==> flow/design.v <==
module chip_to_symbol 
(
input logic         i_clk,
input logic         i_rst_n,
input logic         i_stream,
input logic         i_stream_valid,
output logic [3:0]  o_symbol,
output logic        o_symbol_valid       
);
logic [4:0] r_bit_counter;
logic [31:0] r_received_chip;
logic [5:0] s_ones_counter[15:0];
logic	[31:0]	chip_values [15:0];  
initial 
begin
	chip_values[0] 		=  32'b11011001110000110101001000101110;
	chip_values[8] 		=  32'b11101101100111000011010100100010;
	chip_values[4] 		=  32'b00101110110110011100001101010010;
	chip_values[12] 	=  32'b00100010111011011001110000110101;
	chip_values[2] 		=  32'b01010010001011101101100111000011;
	chip_values[10] 	=  32'b00110101001000101110110110011100;
	chip_values[6] 		=  32'b11000011010100100010111011011001;
	chip_values[14] 	=  32'b10011100001101010010001011101101;
	chip_values[1] 		=  32'b10001100100101100000011101111011;
	chip_values[9] 		=  32'b10111000110010010110000001110111;
	chip_values[5] 		=  32'b01111011100011001001011000000111;
	chip_values[13] 	=  32'b01110111101110001100100101100000;
	chip_values[3]		=  32'b00000111011110111000110010010110;
	chip_values[11]		=  32'b01100000011101111011100011001001;
	chip_values[7] 		=  32'b10010110000001110111101110001100;
	chip_values[15] 	=  32'b11001001011000000111011110111000;
end
always_ff@(posedge i_clk , negedge i_rst_n)
begin
    if(!i_rst_n)
    begin
        r_bit_counter <= 'd0;
    end
    else if(r_bit_counter=='d31) 
    begin
        r_bit_counter <= 'd0;
    end
    else if(i_stream_valid)
    begin
        r_bit_counter <= r_bit_counter + 'd1;
    end
end
always_ff@(posedge i_clk , negedge i_rst_n)
begin
    if(!i_rst_n)
    begin
        r_received_chip <= 'd0;
		for(int i = 0 ; i<16 ; i++)
        begin
			s_ones_counter[i] <= 'd0;
		end
    end
	else if (r_bit_counter==31)
	begin
		for(int i = 0 ; i<16 ; i++)
        begin
			s_ones_counter[i] <= 'd0;
		end
	end
    else if(i_stream_valid)
    begin
        r_received_chip[r_bit_counter]<= i_stream;
        for(int i = 0 ; i<16 ; i++)
        begin
            s_ones_counter[i] <= s_ones_counter[i] + (i_stream ~^ chip_values[i][r_bit_counter]);
        end
    end    
end
	always@(*)
		begin
			if((s_ones_counter[0]>=s_ones_counter[1]) && (s_ones_counter[0]>=s_ones_counter[2]) && (s_ones_counter[0]>=s_ones_counter[3]) && (s_ones_counter[0]>=s_ones_counter[4]) && (s_ones_counter[0]>=s_ones_counter[5]) && (s_ones_counter[0]>=s_ones_counter[6]) && (s_ones_counter[0]>=s_ones_counter[7]) && (s_ones_counter[0]>=s_ones_counter[8]) && (s_ones_counter[0]>=s_ones_counter[9]) && (s_ones_counter[0]>=s_ones_counter[10]) && (s_ones_counter[0]>=s_ones_counter[11]) && (s_ones_counter[0]>=s_ones_counter[12]) && (s_ones_counter[0]>=s_ones_counter[13]) && (s_ones_counter[0]>=s_ones_counter[14]) && (s_ones_counter[0]>=s_ones_counter[15]) ) 
			begin
				o_symbol = 'd0;
			end
			else if((s_ones_counter[1]>=s_ones_counter[0]) && (s_ones_counter[1]>=s_ones_counter[2]) && (s_ones_counter[1]>=s_ones_counter[3]) && (s_ones_counter[1]>=s_ones_counter[4]) && (s_ones_counter[1]>=s_ones_counter[5]) && (s_ones_counter[1]>=s_ones_counter[6]) && (s_ones_counter[1]>=s_ones_counter[7]) && (s_ones_counter[1]>=s_ones_counter[8]) && (s_ones_counter[1]>=s_ones_counter[9]) && (s_ones_counter[1]>=s_ones_counter[10]) && (s_ones_counter[1]>=s_ones_counter[11]) && (s_ones_counter[1]>=s_ones_counter[12]) && (s_ones_counter[1]>=s_ones_counter[13]) && (s_ones_counter[1]>=s_ones_counter[14]) && (s_ones_counter[1]>=s_ones_counter[15]) ) 
			begin
				o_symbol = 'd1;
			end
			else if((s_ones_counter[2]>=s_ones_counter[0]) && (s_ones_counter[2]>=s_ones_counter[1]) && (s_ones_counter[2]>=s_ones_counter[3]) && (s_ones_counter[2]>=s_ones_counter[4]) && (s_ones_counter[2]>=s_ones_counter[5]) && (s_ones_counter[2]>=s_ones_counter[6]) && (s_ones_counter[2]>=s_ones_counter[7]) && (s_ones_counter[2]>=s_ones_counter[8]) && (s_ones_counter[2]>=s_ones_counter[9]) && (s_ones_counter[2]>=s_ones_counter[10]) && (s_ones_counter[2]>=s_ones_counter[11]) && (s_ones_counter[2]>=s_ones_counter[12]) && (s_ones_counter[2]>=s_ones_counter[13]) && (s_ones_counter[2]>=s_ones_counter[14]) && (s_ones_counter[2]>=s_ones_counter[15]) ) 
			begin
				o_symbol = 'd2;
			end
			else if((s_ones_counter[3]>=s_ones_counter[0]) && (s_ones_counter[3]>=s_ones_counter[1]) && (s_ones_counter[3]>=s_ones_counter[2]) && (s_ones_counter[3]>=s_ones_counter[4]) && (s_ones_counter[3]>=s_ones_counter[5]) && (s_ones_counter[3]>=s_ones_counter[6]) && (s_ones_counter[3]>=s_ones_counter[7]) && (s_ones_counter[3]>=s_ones_counter[8]) && (s_ones_counter[3]>=s_ones_counter[9]) && (s_ones_counter[3]>=s_ones_counter[10]) && (s_ones_counter[3]>=s_ones_counter[11]) && (s_ones_counter[3]>=s_ones_counter[12]) && (s_ones_counter[3]>=s_ones_counter[13]) && (s_ones_counter[3]>=s_ones_counter[14]) && (s_ones_counter[3]>=s_ones_counter[15]) ) 
			begin
				o_symbol = 'd3;
			end
			else if((s_ones_counter[4]>=s_ones_counter[0]) && (s_ones_counter[4]>=s_ones_counter[1]) && (s_ones_counter[4]>=s_ones_counter[2]) && (s_ones_counter[4]>=s_ones_counter[3]) && (s_ones_counter[4]>=s_ones_counter[5]) && (s_ones_counter[4]>=s_ones_counter[6]) && (s_ones_counter[4]>=s_ones_counter[7]) && (s_ones_counter[4]>=s_ones_counter[8]) && (s_ones_counter[4]>=s_ones_counter[9]) && (s_ones_counter[4]>=s_ones_counter[10]) && (s_ones_counter[4]>=s_ones_counter[11]) && (s_ones_counter[4]>=s_ones_counter[12]) && (s_ones_counter[4]>=s_ones_counter[13]) && (s_ones_counter[4]>=s_ones_counter[14]) && (s_ones_counter[4]>=s_ones_counter[15]) ) 
			begin
				o_symbol = 'd4;
			end
			else if((s_ones_counter[5]>=s_ones_counter[0]) && (s_ones_counter[5]>=s_ones_counter[1]) && (s_ones_counter[5]>=s_ones_counter[2]) && (s_ones_counter[5]>=s_ones_counter[3]) && (s_ones_counter[5]>=s_ones_counter[4]) && (s_ones_counter[5]>=s_ones_counter[6]) && (s_ones_counter[5]>=s_ones_counter[7]) && (s_ones_counter[5]>=s_ones_counter[8]) && (s_ones_counter[5]>=s_ones_counter[9]) && (s_ones_counter[5]>=s_ones_counter[10]) && (s_ones_counter[5]>=s_ones_counter[11]) && (s_ones_counter[5]>=s_ones_counter[12]) && (s_ones_counter[5]>=s_ones_counter[13]) && (s_ones_counter[5]>=s_ones_counter[14]) && (s_ones_counter[5]>=s_ones_counter[15]) ) 
			begin
				o_symbol = 'd5;
			end
			else if((s_ones_counter[6]>=s_ones_counter[0]) && (s_ones_counter[6]>=s_ones_counter[1]) && (s_ones_counter[6]>=s_ones_counter[2]) && (s_ones_counter[6]>=s_ones_counter[3]) && (s_ones_counter[6]>=s_ones_counter[4]) && (s_ones_counter[6]>=s_ones_counter[5]) && (s_ones_counter[6]>=s_ones_counter[7]) && (s_ones_counter[6]>=s_ones_counter[8]) && (s_ones_counter[6]>=s_ones_counter[9]) && (s_ones_counter[6]>=s_ones_counter[10]) && (s_ones_counter[6]>=s_ones_counter[11]) && (s_ones_counter[6]>=s_ones_counter[12]) && (s_ones_counter[6]>=s_ones_counter[13]) && (s_ones_counter[6]>=s_ones_counter[14]) && (s_ones_counter[6]>=s_ones_counter[15]) ) 
			begin
				o_symbol = 'd6;
			end
			else if((s_ones_counter[7]>=s_ones_counter[0]) && (s_ones_counter[7]>=s_ones_counter[1]) && (s_ones_counter[7]>=s_ones_counter[2]) && (s_ones_counter[7]>=s_ones_counter[3]) && (s_ones_counter[7]>=s_ones_counter[4]) && (s_ones_counter[7]>=s_ones_counter[5]) && (s_ones_counter[7]>=s_ones_counter[6]) && (s_ones_counter[7]>=s_ones_counter[8]) && (s_ones_counter[7]>=s_ones_counter[9]) && (s_ones_counter[7]>=s_ones_counter[10]) && (s_ones_counter[7]>=s_ones_counter[11]) && (s_ones_counter[7]>=s_ones_counter[12]) && (s_ones_counter[7]>=s_ones_counter[13]) && (s_ones_counter[7]>=s_ones_counter[14]) && (s_ones_counter[7]>=s_ones_counter[15]) ) 
			begin
				o_symbol = 'd7;
			end
			else if((s_ones_counter[8]>=s_ones_counter[0]) && (s_ones_counter[8]>=s_ones_counter[1]) && (s_ones_counter[8]>=s_ones_counter[2]) && (s_ones_counter[8]>=s_ones_counter[3]) && (s_ones_counter[8]>=s_ones_counter[4]) && (s_ones_counter[8]>=s_ones_counter[5]) && (s_ones_counter[8]>=s_ones_counter[6]) && (s_ones_counter[8]>=s_ones_counter[7]) && (s_ones_counter[8]>=s_ones_counter[9]) && (s_ones_counter[8]>=s_ones_counter[10]) && (s_ones_counter[8]>=s_ones_counter[11]) && (s_ones_counter[8]>=s_ones_counter[12]) && (s_ones_counter[8]>=s_ones_counter[13]) && (s_ones_counter[8]>=s_ones_counter[14]) && (s_ones_counter[8]>=s_ones_counter[15]) ) 
			begin
				o_symbol = 'd8;
			end
			else if((s_ones_counter[9]>=s_ones_counter[0]) && (s_ones_counter[9]>=s_ones_counter[1]) && (s_ones_counter[9]>=s_ones_counter[2]) && (s_ones_counter[9]>=s_ones_counter[3]) && (s_ones_counter[9]>=s_ones_counter[4]) && (s_ones_counter[9]>=s_ones_counter[5]) && (s_ones_counter[9]>=s_ones_counter[6]) && (s_ones_counter[9]>=s_ones_counter[7]) && (s_ones_counter[9]>=s_ones_counter[8]) && (s_ones_counter[9]>=s_ones_counter[10]) && (s_ones_counter[9]>=s_ones_counter[11]) && (s_ones_counter[9]>=s_ones_counter[12]) && (s_ones_counter[9]>=s_ones_counter[13]) && (s_ones_counter[9]>=s_ones_counter[14]) && (s_ones_counter[9]>=s_ones_counter[15]) ) 
			begin
				o_symbol = 'd9;
			end
			else if((s_ones_counter[10]>=s_ones_counter[0]) && (s_ones_counter[10]>=s_ones_counter[1]) && (s_ones_counter[10]>=s_ones_counter[2]) && (s_ones_counter[10]>=s_ones_counter[3]) && (s_ones_counter[10]>=s_ones_counter[4]) && (s_ones_counter[10]>=s_ones_counter[5]) && (s_ones_counter[10]>=s_ones_counter[6]) && (s_ones_counter[10]>=s_ones_counter[7]) && (s_ones_counter[10]>=s_ones_counter[8]) && (s_ones_counter[10]>=s_ones_counter[9]) && (s_ones_counter[10]>=s_ones_counter[11]) && (s_ones_counter[10]>=s_ones_counter[12]) && (s_ones_counter[10]>=s_ones_counter[13]) && (s_ones_counter[10]>=s_ones_counter[14]) && (s_ones_counter[10]>=s_ones_counter[15]) ) 
			begin
				o_symbol = 'd10;
			end
			else if((s_ones_counter[11]>=s_ones_counter[0]) && (s_ones_counter[11]>=s_ones_counter[1]) && (s_ones_counter[11]>=s_ones_counter[2]) && (s_ones_counter[11]>=s_ones_counter[3]) && (s_ones_counter[11]>=s_ones_counter[4]) && (s_ones_counter[11]>=s_ones_counter[5]) && (s_ones_counter[11]>=s_ones_counter[6]) && (s_ones_counter[11]>=s_ones_counter[7]) && (s_ones_counter[11]>=s_ones_counter[8]) && (s_ones_counter[11]>=s_ones_counter[9]) && (s_ones_counter[11]>=s_ones_counter[10]) && (s_ones_counter[11]>=s_ones_counter[12]) && (s_ones_counter[11]>=s_ones_counter[13]) && (s_ones_counter[11]>=s_ones_counter[14]) && (s_ones_counter[11]>=s_ones_counter[15]) ) 
			begin
				o_symbol = 'd11;
			end
			else if((s_ones_counter[12]>=s_ones_counter[0]) && (s_ones_counter[12]>=s_ones_counter[1]) && (s_ones_counter[12]>=s_ones_counter[2]) && (s_ones_counter[12]>=s_ones_counter[3]) && (s_ones_counter[12]>=s_ones_counter[4]) && (s_ones_counter[12]>=s_ones_counter[5]) && (s_ones_counter[12]>=s_ones_counter[6]) && (s_ones_counter[12]>=s_ones_counter[7]) && (s_ones_counter[12]>=s_ones_counter[8]) && (s_ones_counter[12]>=s_ones_counter[9]) && (s_ones_counter[12]>=s_ones_counter[10]) && (s_ones_counter[12]>=s_ones_counter[11]) && (s_ones_counter[12]>=s_ones_counter[13]) && (s_ones_counter[12]>=s_ones_counter[14]) && (s_ones_counter[12]>=s_ones_counter[15]) ) 
			begin
				o_symbol = 'd12;
			end
			else if((s_ones_counter[13]>=s_ones_counter[0]) && (s_ones_counter[13]>=s_ones_counter[1]) && (s_ones_counter[13]>=s_ones_counter[2]) && (s_ones_counter[13]>=s_ones_counter[3]) && (s_ones_counter[13]>=s_ones_counter[4]) && (s_ones_counter[13]>=s_ones_counter[5]) && (s_ones_counter[13]>=s_ones_counter[6]) && (s_ones_counter[13]>=s_ones_counter[7]) && (s_ones_counter[13]>=s_ones_counter[8]) && (s_ones_counter[13]>=s_ones_counter[9]) && (s_ones_counter[13]>=s_ones_counter[10]) && (s_ones_counter[13]>=s_ones_counter[11]) && (s_ones_counter[13]>=s_ones_counter[12]) && (s_ones_counter[13]>=s_ones_counter[15]) && (s_ones_counter[13]>=s_ones_counter[14]) ) 
			begin
				o_symbol = 'd13;
			end
			else if((s_ones_counter[14]>=s_ones_counter[0]) && (s_ones_counter[14]>=s_ones_counter[1]) && (s_ones_counter[14]>=s_ones_counter[2]) && (s_ones_counter[14]>=s_ones_counter[3]) && (s_ones_counter[14]>=s_ones_counter[4]) && (s_ones_counter[14]>=s_ones_counter[5]) && (s_ones_counter[14]>=s_ones_counter[6]) && (s_ones_counter[14]>=s_ones_counter[7]) && (s_ones_counter[14]>=s_ones_counter[8]) && (s_ones_counter[14]>=s_ones_counter[9]) && (s_ones_counter[14]>=s_ones_counter[10]) && (s_ones_counter[14]>=s_ones_counter[11]) && (s_ones_counter[14]>=s_ones_counter[12]) && (s_ones_counter[14]>=s_ones_counter[13]) && (s_ones_counter[14]>=s_ones_counter[15]) ) 
			begin
				o_symbol = 'd14;
			end
			else
				begin
				o_symbol = 'd15;
				end
			end
assign o_symbol_valid = (r_bit_counter==31);  
endmodule
# Reports on chip_to_symbol
# Each step is given for the RTL above and for the edited RTL.
# Lines under "before" count in the file above, lines under "after" in the edited file.
# "diff": "after" minus "before" as printed here. "rel_change_pct": 100 x difference / "before".
# Operators: Yosys type, input widths -> output width; for muxes data width and select width s.
# Cell names lack the library's common part.
# Not given: --
[setup] top="chip_to_symbol" clock_port="i_clk" lib="sky130hd" lib_corner="tt_025C_1v80"

# Diff
# The edit as a unified diff against the file above.
# The edited RTL no longer does the same as the RTL above: the edit was made by script, with no optimisation intended.
# begin of diff
@@ -4,8 +4,10 @@
 input logic         i_rst_n,
 input logic         i_stream,
-input logic         i_stream_valid,
+input logic         i_stream_valid_in,
 output logic [3:0]  o_symbol,
 output logic        o_symbol_valid       
 );
+logic i_stream_valid;
+always_ff @(posedge i_clk) i_stream_valid <= i_stream_valid_in;
 logic [4:0] r_bit_counter;
 logic [31:0] r_received_chip;
# end of diff

# After elaboration
# Source: Yosys, flattened and elaborated. Widths are those after wreduce. Registers that Yosys merges into a memory's read port (data or address) are not register bits. Print and check cells do not count. Equal cells are merged and count once.
# Yosys's memory passes give these memory sizes; they may raise the number of words (mostly to a power of two), join words into wider ones and drop unused or constant bits.
[classes] item="add_sub_neg" before=17 after=17 diff=0 rel_change_pct=0.00
[classes] item="cmp" before=225 after=225 diff=0 rel_change_pct=0.00
[classes] item="equal" before=1 after=1 diff=0 rel_change_pct=0.00
[classes] item="n_shift" before=16 after=16 diff=0 rel_change_pct=0.00
[classes] item="muxes" before=49 after=49 diff=0 rel_change_pct=0.00
[classes] item="bitwise" before=16 after=16 diff=0 rel_change_pct=0.00
[classes] item="reduce_and_logical" before=211 after=211 diff=0 rel_change_pct=0.00
# Unchanged operator kinds not shown: 14.
[bits] item="reg_bits" before=101 after=102 diff=1 rel_change_pct=0.99
[bits] item="romBits" before=512 after=512 diff=0 rel_change_pct=0.00
[bits] item="memories" before=1 after=1 diff=0 rel_change_pct=0.00

# Longest topological paths
# Longest topological path by Yosys (ltp), each cell counted once; first at word level (registers and memories cut), then after technology mapping (sequential cells cut; the memories' decode and read muxes count).
[depth] item="ltp_word" before=30 after=30 diff=0 rel_change_pct=0.00
[depth] item="abc_area" before="0" after="0"
[depth] item="ltp_mapped" before=16 after=16 diff=0 rel_change_pct=0.00
[depth] item="mapped_depth_nobuf" before=15 after=15 diff=0 rel_change_pct=0.00

# Mapped cells and area
# Yosys stat after the flow's synthesis: flattened, memories mapped to cells. It holds for the ABC_AREA given above (unset counts as 0); a run with the other value may have another netlist.
[synth_totals] item="cell_count" before=2887 after=2819 diff=-68 rel_change_pct=-2.36
[synth_totals] item="mapped_area_um2" before=23832.9 after=22995.8 diff=-837.1 rel_change_pct=-3.51
[synth_totals] item="seqArea_um2" before=2527.4 after=2547.4 diff=20.0 rel_change_pct=0.79
[synth_totals] item="ffs" before=101 after=102 diff=1 rel_change_pct=0.99
[types] cell_type="o21a_1" before=70 after=31 diff=-39 rel_change_pct=-55.71
[types] cell_type="nor2b_1" before=93 after=64 diff=-29 rel_change_pct=-31.18
[types] cell_type="o21ai_0" before=164 after=191 diff=27 rel_change_pct=16.46
[types] cell_type="a32oi_1" before=50 after=23 diff=-27 rel_change_pct=-54.00
[types] cell_type="a21oi_1" before=285 after=311 diff=26 rel_change_pct=9.12
[types] cell_type="and4_1" before=59 after=34 diff=-25 rel_change_pct=-42.37
[types] cell_type="nand2_1" before=172 after=196 diff=24 rel_change_pct=13.95
[types] cell_type="nor3_1" before=59 after=35 diff=-24 rel_change_pct=-40.68
[types] cell_type="o22ai_1" before=15 after=37 diff=22 rel_change_pct=146.67
[types] cell_type="nand4_1" before=69 after=88 diff=19 rel_change_pct=27.54
[types] cell_type="inv_1" before=178 after=193 diff=15 rel_change_pct=8.43
[types] cell_type="nand2b_1" before=86 after=71 diff=-15 rel_change_pct=-17.44
[types] cell_type="nand3_1" before=33 after=43 diff=10 rel_change_pct=30.30
[types] cell_type="o31ai_1" before=16 after=6 diff=-10 rel_change_pct=-62.50
[types] cell_type="nor4_1" before=18 after=9 diff=-9 rel_change_pct=-50.00
[types] cell_type="o211ai_1" before=8 after=17 diff=9 rel_change_pct=112.50
[types] cell_type="a21o_1" before=59 after=66 diff=7 rel_change_pct=11.86
[types] cell_type="or2_2" before=11 after=4 diff=-7 rel_change_pct=-63.64
# Unchanged cell types not shown: 8.
# Not every row of either side is listed.

# Path before layout
# OpenSTA on the mapped netlist: ideal clock, no wires. The path of least setup slack (recovery checks aside). Input and output delay are each 20% of the period. Register names are those of the netlist, which keeps one name where synthesis merged equal registers.
[synth_timing] item="kind" before="reg2out" after="reg2out"
[synth_timing] item="start" before="register s_ones_counter[9][3]" after="register s_ones_counter[7][4]"
[synth_timing] item="end" before="output port o_symbol[1]" after="output port o_symbol[1]"
[synth_timing] item="period_ns" before=10.0 after=10.0 diff=0.0 rel_change_pct=0.00
[synth_timing] item="out_delay_ns" before=2.000 after=2.000 diff=0.000 rel_change_pct=0.00
[synth_timing] item="launch_ns" before=0.000 after=0.000 diff=0.000
[synth_timing] item="arrival_ns" before=2.799 after=3.003 diff=0.204 rel_change_pct=7.29
[synth_timing] item="path_slack_ns" before=5.201 after=4.997 diff=-0.204
[synth_timing] item="path_delay_ns" before=2.799 after=3.003 diff=0.204 rel_change_pct=7.29
[synth_timing] item="path_stages" before=12 after=12 diff=0 rel_change_pct=0.00
[synth_timing] item="n_path_buf" before=0 after=0 diff=0
[synth_timing] item="period_less_setup_slack_ns" before=4.799 after=5.003 diff=0.204 rel_change_pct=4.25
# "path_delay_ns" is the arrival time less input delay plus setup time.
# A path that ends at an output port has no setup time.
# "path_stages": output pins that drive a net of the path, with the launching flip-flop's if there is one; two outputs of one cell count as two.
# "period_less_setup_slack_ns" = period - worst setup slack (recovery checks aside). The figure is calculated, with input and output delays left at 20% of the set period.
# The rows between start and end are the longest chain of elaborated cells between them; the timing report does not say that the signal goes this way. Where chains are equally long, one stands for them.
# A line is the first line of the expression or statement that the cell stems from. Yosys adds cells for indexed reads and writes and turns some case tables into memories.
# At most two assigning lines are given for a register; there are more.
[synth_between_before] cell_sequence="dfrtp_1 > inv_1 > ha_1 > a21oi_1 > o21ai_1 > o21bai_2 > nand4_1 > or4b_1 > or4b_4 > o211ai_2 > a31oi_1 > nor2_1" elab_chain_cells=25 cone_cells=143 cone_lines=14 classes_between="compare: 28; mux: 14; reduce/logical: 101"
[synth_lines_before] item="start: declaration" line_no=12 rtl="logic [5:0] s_ones_counter[15:0];"
[synth_lines_before] item="start: assignment" line_no=55 rtl="s_ones_counter[i] <= 'd0;"
[synth_lines_before] item="start: assignment" line_no=70 rtl="s_ones_counter[i] <= s_ones_counter[i] + (i_stream ~^ chip_values[i][r_bit_counter]);"
[synth_lines_before] item="$ge 6x6->1" line_no=112 rtl="else if((s_ones_counter[9]>=s_ones_counter[0]) && (s_ones_counter[9]>=s_ones_counter[1]) && (s_ones_counter[9] ..."
[synth_lines_before] item="$logic_and 1x1->1 x14" line_no=112
[synth_lines_before] item="$mux 3" line_no=112
[synth_lines_before] item="$mux 3" line_no=108 rtl="else if((s_ones_counter[8]>=s_ones_counter[0]) && (s_ones_counter[8]>=s_ones_counter[1]) && (s_ones_counter[8] ..."
[synth_lines_before] item="$mux 4" line_no=104 rtl="else if((s_ones_counter[7]>=s_ones_counter[0]) && (s_ones_counter[7]>=s_ones_counter[1]) && (s_ones_counter[7] ..."
[synth_lines_before] item="$mux 4" line_no=100 rtl="else if((s_ones_counter[6]>=s_ones_counter[0]) && (s_ones_counter[6]>=s_ones_counter[1]) && (s_ones_counter[6] ..."
[synth_lines_before] item="$mux 4" line_no=96 rtl="else if((s_ones_counter[5]>=s_ones_counter[0]) && (s_ones_counter[5]>=s_ones_counter[1]) && (s_ones_counter[5] ..."
[synth_lines_before] item="$mux 4" line_no=92 rtl="else if((s_ones_counter[4]>=s_ones_counter[0]) && (s_ones_counter[4]>=s_ones_counter[1]) && (s_ones_counter[4] ..."
[synth_lines_before] item="$mux 4" line_no=88 rtl="else if((s_ones_counter[3]>=s_ones_counter[0]) && (s_ones_counter[3]>=s_ones_counter[1]) && (s_ones_counter[3] ..."
[synth_lines_before] item="$mux 4" line_no=84 rtl="else if((s_ones_counter[2]>=s_ones_counter[0]) && (s_ones_counter[2]>=s_ones_counter[1]) && (s_ones_counter[2] ..."
[synth_lines_before] item="$mux 4" line_no=80 rtl="else if((s_ones_counter[1]>=s_ones_counter[0]) && (s_ones_counter[1]>=s_ones_counter[2]) && (s_ones_counter[1] ..."
[synth_lines_before] item="$mux 4" line_no=76 rtl="if((s_ones_counter[0]>=s_ones_counter[1]) && (s_ones_counter[0]>=s_ones_counter[2]) && (s_ones_counter[0]>=s_o ..."
[synth_lines_before] item="end: declaration" line_no=7 rtl="output logic [3:0]  o_symbol,"
[synth_between_after] cell_sequence="dfrtp_1 > inv_1 > ha_1 > and4_1 > o21ai_1 > a22o_1 > or4_1 > or4_4 > a211oi_2 > o211ai_1 > a31oi_1 > nor2_1" elab_chain_cells=23 cone_cells=167 cone_lines=14 classes_between="compare: 28; mux: 14; reduce/logical: 125"
[synth_lines_after] item="start: declaration" line_no=14 rtl="logic [5:0] s_ones_counter[15:0];"
[synth_lines_after] item="start: assignment" line_no=57 rtl="s_ones_counter[i] <= 'd0;"
[synth_lines_after] item="start: assignment" line_no=72 rtl="s_ones_counter[i] <= s_ones_counter[i] + (i_stream ~^ chip_values[i][r_bit_counter]);"
[synth_lines_after] item="$ge 6x6->1" line_no=130 rtl="else if((s_ones_counter[13]>=s_ones_counter[0]) && (s_ones_counter[13]>=s_ones_counter[1]) && (s_ones_counter[ ..."
[synth_lines_after] item="$logic_and 1x1->1 x8" line_no=130
[synth_lines_after] item="$mux 2" line_no=130
[synth_lines_after] item="$mux 2" line_no=126 rtl="else if((s_ones_counter[12]>=s_ones_counter[0]) && (s_ones_counter[12]>=s_ones_counter[1]) && (s_ones_counter[ ..."
[synth_lines_after] item="$mux 3" line_no=122 rtl="else if((s_ones_counter[11]>=s_ones_counter[0]) && (s_ones_counter[11]>=s_ones_counter[1]) && (s_ones_counter[ ..."
[synth_lines_after] item="$mux 3" line_no=118 rtl="else if((s_ones_counter[10]>=s_ones_counter[0]) && (s_ones_counter[10]>=s_ones_counter[1]) && (s_ones_counter[ ..."
[synth_lines_after] item="$mux 3" line_no=114 rtl="else if((s_ones_counter[9]>=s_ones_counter[0]) && (s_ones_counter[9]>=s_ones_counter[1]) && (s_ones_counter[9] ..."
[synth_lines_after] item="(+2 left out)"
[synth_lines_after] item="$mux 4" line_no=102 rtl="else if((s_ones_counter[6]>=s_ones_counter[0]) && (s_ones_counter[6]>=s_ones_counter[1]) && (s_ones_counter[6] ..."
[synth_lines_after] item="$mux 4" line_no=98 rtl="else if((s_ones_counter[5]>=s_ones_counter[0]) && (s_ones_counter[5]>=s_ones_counter[1]) && (s_ones_counter[5] ..."
[synth_lines_after] item="$mux 4" line_no=94 rtl="else if((s_ones_counter[4]>=s_ones_counter[0]) && (s_ones_counter[4]>=s_ones_counter[1]) && (s_ones_counter[4] ..."
[synth_lines_after] item="$mux 4" line_no=90 rtl="else if((s_ones_counter[3]>=s_ones_counter[0]) && (s_ones_counter[3]>=s_ones_counter[1]) && (s_ones_counter[3] ..."
[synth_lines_after] item="$mux 4" line_no=86 rtl="else if((s_ones_counter[2]>=s_ones_counter[0]) && (s_ones_counter[2]>=s_ones_counter[1]) && (s_ones_counter[2] ..."
[synth_lines_after] item="$mux 4" line_no=82 rtl="else if((s_ones_counter[1]>=s_ones_counter[0]) && (s_ones_counter[1]>=s_ones_counter[2]) && (s_ones_counter[1] ..."
[synth_lines_after] item="$mux 4" line_no=78 rtl="if((s_ones_counter[0]>=s_ones_counter[1]) && (s_ones_counter[0]>=s_ones_counter[2]) && (s_ones_counter[0]>=s_o ..."
[synth_lines_after] item="end: declaration" line_no=7 rtl="output logic [3:0]  o_symbol,"

# Path in the finished layout
# Path of least setup slack in the final report of the runs of pair 1 (OpenROAD, finished layout, wires in). Where an end is a register, its clock arrival counts in the times.
[layout_timing] item="kind" before="reg2out" after="reg2out"
[layout_timing] item="start" before="register s_ones_counter[1][5]" after="register s_ones_counter[10][2]"
[layout_timing] item="end" before="output port o_symbol[0]" after="output port o_symbol[0]"
[layout_timing] item="period_ns" before=10.0 after=10.0 diff=0.0 rel_change_pct=0.00
[layout_timing] item="out_delay_ns" before=2.00 after=2.00 diff=0.00 rel_change_pct=0.00
[layout_timing] item="launch_ns" before=0.40 after=0.41 diff=0.01 rel_change_pct=2.50
[layout_timing] item="arrival_ns" before=5.16 after=5.33 diff=0.17 rel_change_pct=3.29
[layout_timing] item="path_slack_ns" before=2.84 after=2.67 diff=-0.17
[layout_timing] item="path_stages" before=13 after=14 diff=1 rel_change_pct=7.69
[layout_timing] item="n_path_buf" before=1 after=1 diff=0 rel_change_pct=0.00
# The rows between start and end are the longest chain of elaborated cells between them; the timing report does not say that the signal goes this way. Where chains are equally long, one stands for them.
# At most two assigning lines are given for a register; there are more.
[layout_between_before] cell_sequence="dfrtp_1 > inv_1 > ha_1 > and3_1 > nand3_1 > o21ai_0 > and4_1 > o2111ai_1 > nor4b_1 > nand2b_1 > a31o_2 > nand2_1 > clkdlybuf4s50_1" elab_chain_cells=30 cone_cells=254 cone_lines=15 classes_between="compare: 29; mux: 15; reduce/logical: 210"
[layout_lines_before] item="start: declaration" line_no=12 rtl="logic [5:0] s_ones_counter[15:0];"
[layout_lines_before] item="start: assignment" line_no=55 rtl="s_ones_counter[i] <= 'd0;"
[layout_lines_before] item="start: assignment" line_no=70 rtl="s_ones_counter[i] <= s_ones_counter[i] + (i_stream ~^ chip_values[i][r_bit_counter]);"
[layout_lines_before] item="$ge 6x6->1" line_no=132 rtl="else if((s_ones_counter[14]>=s_ones_counter[0]) && (s_ones_counter[14]>=s_ones_counter[1]) && (s_ones_counter[ ..."
[layout_lines_before] item="$logic_and 1x1->1 x14" line_no=132
[layout_lines_before] item="$mux 1" line_no=132
[layout_lines_before] item="$mux 2" line_no=128 rtl="else if((s_ones_counter[13]>=s_ones_counter[0]) && (s_ones_counter[13]>=s_ones_counter[1]) && (s_ones_counter[ ..."
[layout_lines_before] item="$mux 2" line_no=124 rtl="else if((s_ones_counter[12]>=s_ones_counter[0]) && (s_ones_counter[12]>=s_ones_counter[1]) && (s_ones_counter[ ..."
[layout_lines_before] item="$mux 3" line_no=120 rtl="else if((s_ones_counter[11]>=s_ones_counter[0]) && (s_ones_counter[11]>=s_ones_counter[1]) && (s_ones_counter[ ..."
[layout_lines_before] item="$mux 3" line_no=116 rtl="else if((s_ones_counter[10]>=s_ones_counter[0]) && (s_ones_counter[10]>=s_ones_counter[1]) && (s_ones_counter[ ..."
[layout_lines_before] item="(+3 left out)"
[layout_lines_before] item="$mux 4" line_no=100 rtl="else if((s_ones_counter[6]>=s_ones_counter[0]) && (s_ones_counter[6]>=s_ones_counter[1]) && (s_ones_counter[6] ..."
[layout_lines_before] item="$mux 4" line_no=96 rtl="else if((s_ones_counter[5]>=s_ones_counter[0]) && (s_ones_counter[5]>=s_ones_counter[1]) && (s_ones_counter[5] ..."
[layout_lines_before] item="$mux 4" line_no=92 rtl="else if((s_ones_counter[4]>=s_ones_counter[0]) && (s_ones_counter[4]>=s_ones_counter[1]) && (s_ones_counter[4] ..."
[layout_lines_before] item="$mux 4" line_no=88 rtl="else if((s_ones_counter[3]>=s_ones_counter[0]) && (s_ones_counter[3]>=s_ones_counter[1]) && (s_ones_counter[3] ..."
[layout_lines_before] item="$mux 4" line_no=84 rtl="else if((s_ones_counter[2]>=s_ones_counter[0]) && (s_ones_counter[2]>=s_ones_counter[1]) && (s_ones_counter[2] ..."
[layout_lines_before] item="$mux 4" line_no=80 rtl="else if((s_ones_counter[1]>=s_ones_counter[0]) && (s_ones_counter[1]>=s_ones_counter[2]) && (s_ones_counter[1] ..."
[layout_lines_before] item="$mux 4" line_no=76 rtl="if((s_ones_counter[0]>=s_ones_counter[1]) && (s_ones_counter[0]>=s_ones_counter[2]) && (s_ones_counter[0]>=s_o ..."
[layout_lines_before] item="end: declaration" line_no=7 rtl="output logic [3:0]  o_symbol,"
[layout_between_after] cell_sequence="dfrtp_1 > inv_1 > ha_1 > and4_1 > o31ai_1 > nand2_1 > o2111ai_1 > or3b_2 > nor4_1 > o311a_2 > o21ai_1 > a21bo_2 > a21oi_1 > clkdlybuf4s50_1" elab_chain_cells=26 cone_cells=138 cone_lines=15 classes_between="compare: 29; mux: 15; reduce/logical: 94"
[layout_lines_after] item="start: declaration" line_no=14 rtl="logic [5:0] s_ones_counter[15:0];"
[layout_lines_after] item="start: assignment" line_no=57 rtl="s_ones_counter[i] <= 'd0;"
[layout_lines_after] item="start: assignment" line_no=72 rtl="s_ones_counter[i] <= s_ones_counter[i] + (i_stream ~^ chip_values[i][r_bit_counter]);"
[layout_lines_after] item="$ge 6x6->1" line_no=118 rtl="else if((s_ones_counter[10]>=s_ones_counter[0]) && (s_ones_counter[10]>=s_ones_counter[1]) && (s_ones_counter[ ..."
[layout_lines_after] item="$logic_and 1x1->1 x14" line_no=118
[layout_lines_after] item="$mux 3" line_no=118
[layout_lines_after] item="$mux 3" line_no=114 rtl="else if((s_ones_counter[9]>=s_ones_counter[0]) && (s_ones_counter[9]>=s_ones_counter[1]) && (s_ones_counter[9] ..."
[layout_lines_after] item="$mux 3" line_no=110 rtl="else if((s_ones_counter[8]>=s_ones_counter[0]) && (s_ones_counter[8]>=s_ones_counter[1]) && (s_ones_counter[8] ..."
[layout_lines_after] item="$mux 4" line_no=106 rtl="else if((s_ones_counter[7]>=s_ones_counter[0]) && (s_ones_counter[7]>=s_ones_counter[1]) && (s_ones_counter[7] ..."
[layout_lines_after] item="$mux 4" line_no=102 rtl="else if((s_ones_counter[6]>=s_ones_counter[0]) && (s_ones_counter[6]>=s_ones_counter[1]) && (s_ones_counter[6] ..."
[layout_lines_after] item="$mux 4" line_no=98 rtl="else if((s_ones_counter[5]>=s_ones_counter[0]) && (s_ones_counter[5]>=s_ones_counter[1]) && (s_ones_counter[5] ..."
[layout_lines_after] item="$mux 4" line_no=94 rtl="else if((s_ones_counter[4]>=s_ones_counter[0]) && (s_ones_counter[4]>=s_ones_counter[1]) && (s_ones_counter[4] ..."
[layout_lines_after] item="$mux 4" line_no=90 rtl="else if((s_ones_counter[3]>=s_ones_counter[0]) && (s_ones_counter[3]>=s_ones_counter[1]) && (s_ones_counter[3] ..."
[layout_lines_after] item="$mux 4" line_no=86 rtl="else if((s_ones_counter[2]>=s_ones_counter[0]) && (s_ones_counter[2]>=s_ones_counter[1]) && (s_ones_counter[2] ..."
[layout_lines_after] item="$mux 4" line_no=82 rtl="else if((s_ones_counter[1]>=s_ones_counter[0]) && (s_ones_counter[1]>=s_ones_counter[2]) && (s_ones_counter[1] ..."
[layout_lines_after] item="$mux 4" line_no=78 rtl="if((s_ones_counter[0]>=s_ones_counter[1]) && (s_ones_counter[0]>=s_ones_counter[2]) && (s_ones_counter[0]>=s_o ..."
[layout_lines_after] item="end: declaration" line_no=7 rtl="output logic [3:0]  o_symbol,"

# Layout results
# Both versions went through the flow (Yosys, OpenROAD) with the same settings in each pair. Constraints: input delay and output delay 20% of the set period each, output load 0.01 pF.
[flow_settings_pair_1] period_ns=10.0 CAP_MARGIN=20 CORE_MARGIN=2 CORE_UTILIZATION=40 SLEW_MARGIN=20
[measured_pair_1] item="synthArea_um2" before=23832.9 after=22995.8 diff=-837.1 rel_change_pct=-3.51
[measured_pair_1] item="die_footprint_um2" before=61551.1 after=59423.8 diff=-2127.3 rel_change_pct=-3.46
[measured_pair_1] item="post_route_stdcell_area_um2" before=25449.4 after=24654.9 diff=-794.5 rel_change_pct=-3.12
[measured_pair_1] item="finalUtil_frac" before=0.432 after=0.436 diff=0.004
[measured_pair_1] item="timing.setup.ws_ns" before=2.838 after=2.670 diff=-0.168
[measured_pair_1] item="final_setup_tns_ns" before=0.000 after=0.000 diff=0.000
[measured_pair_1] item="hold_ws_ns" before=0.548 after=0.554 diff=0.006
[measured_pair_1] item="achievedPeriod_ns" before=7.162 after=7.330 diff=0.168 rel_change_pct=2.35
[flow_settings_pair_2] CELL_PAD_IN_SITES_GLOBAL_PLACEMENT=1 CORE_UTILIZATION=56 CTS_CLUSTER_DIAMETER=392 CTS_CLUSTER_SIZE=79 MIN_ROUTING_LAYER="met1" PLACE_DENSITY_LB_ADDON=0.19 SETUP_SLACK_MARGIN=0.94 TNS_END_PERCENT=35 period_ns=5.62 CAP_MARGIN=20 CORE_MARGIN=2 SLEW_MARGIN=20
[measured_pair_2] item="synthArea_um2" before=23832.9 after=22995.8 diff=-837.1 rel_change_pct=-3.51
[measured_pair_2] item="die_footprint_um2" before=44224.0 after=42700.1 diff=-1523.9 rel_change_pct=-3.45
[measured_pair_2] item="post_route_stdcell_area_um2" before=28237.1 after=26581.7 diff=-1655.4 rel_change_pct=-5.86
[measured_pair_2] item="finalUtil_frac" before=0.673 after=0.654 diff=-0.019
[measured_pair_2] item="timing.setup.ws_ns" before=0.821 after=0.596 diff=-0.225
[measured_pair_2] item="final_setup_tns_ns" before=0.000 after=0.000 diff=0.000
[measured_pair_2] item="hold_ws_ns" before=0.585 after=0.572 diff=-0.013
[measured_pair_2] item="achievedPeriod_ns" before=4.799 after=5.024 diff=0.225 rel_change_pct=4.69
# "achievedPeriod_ns": clock period set for the run, less the worst setup slack. It is reckoned from that one timing run; input and output delays stay at 20% of the period that was set.
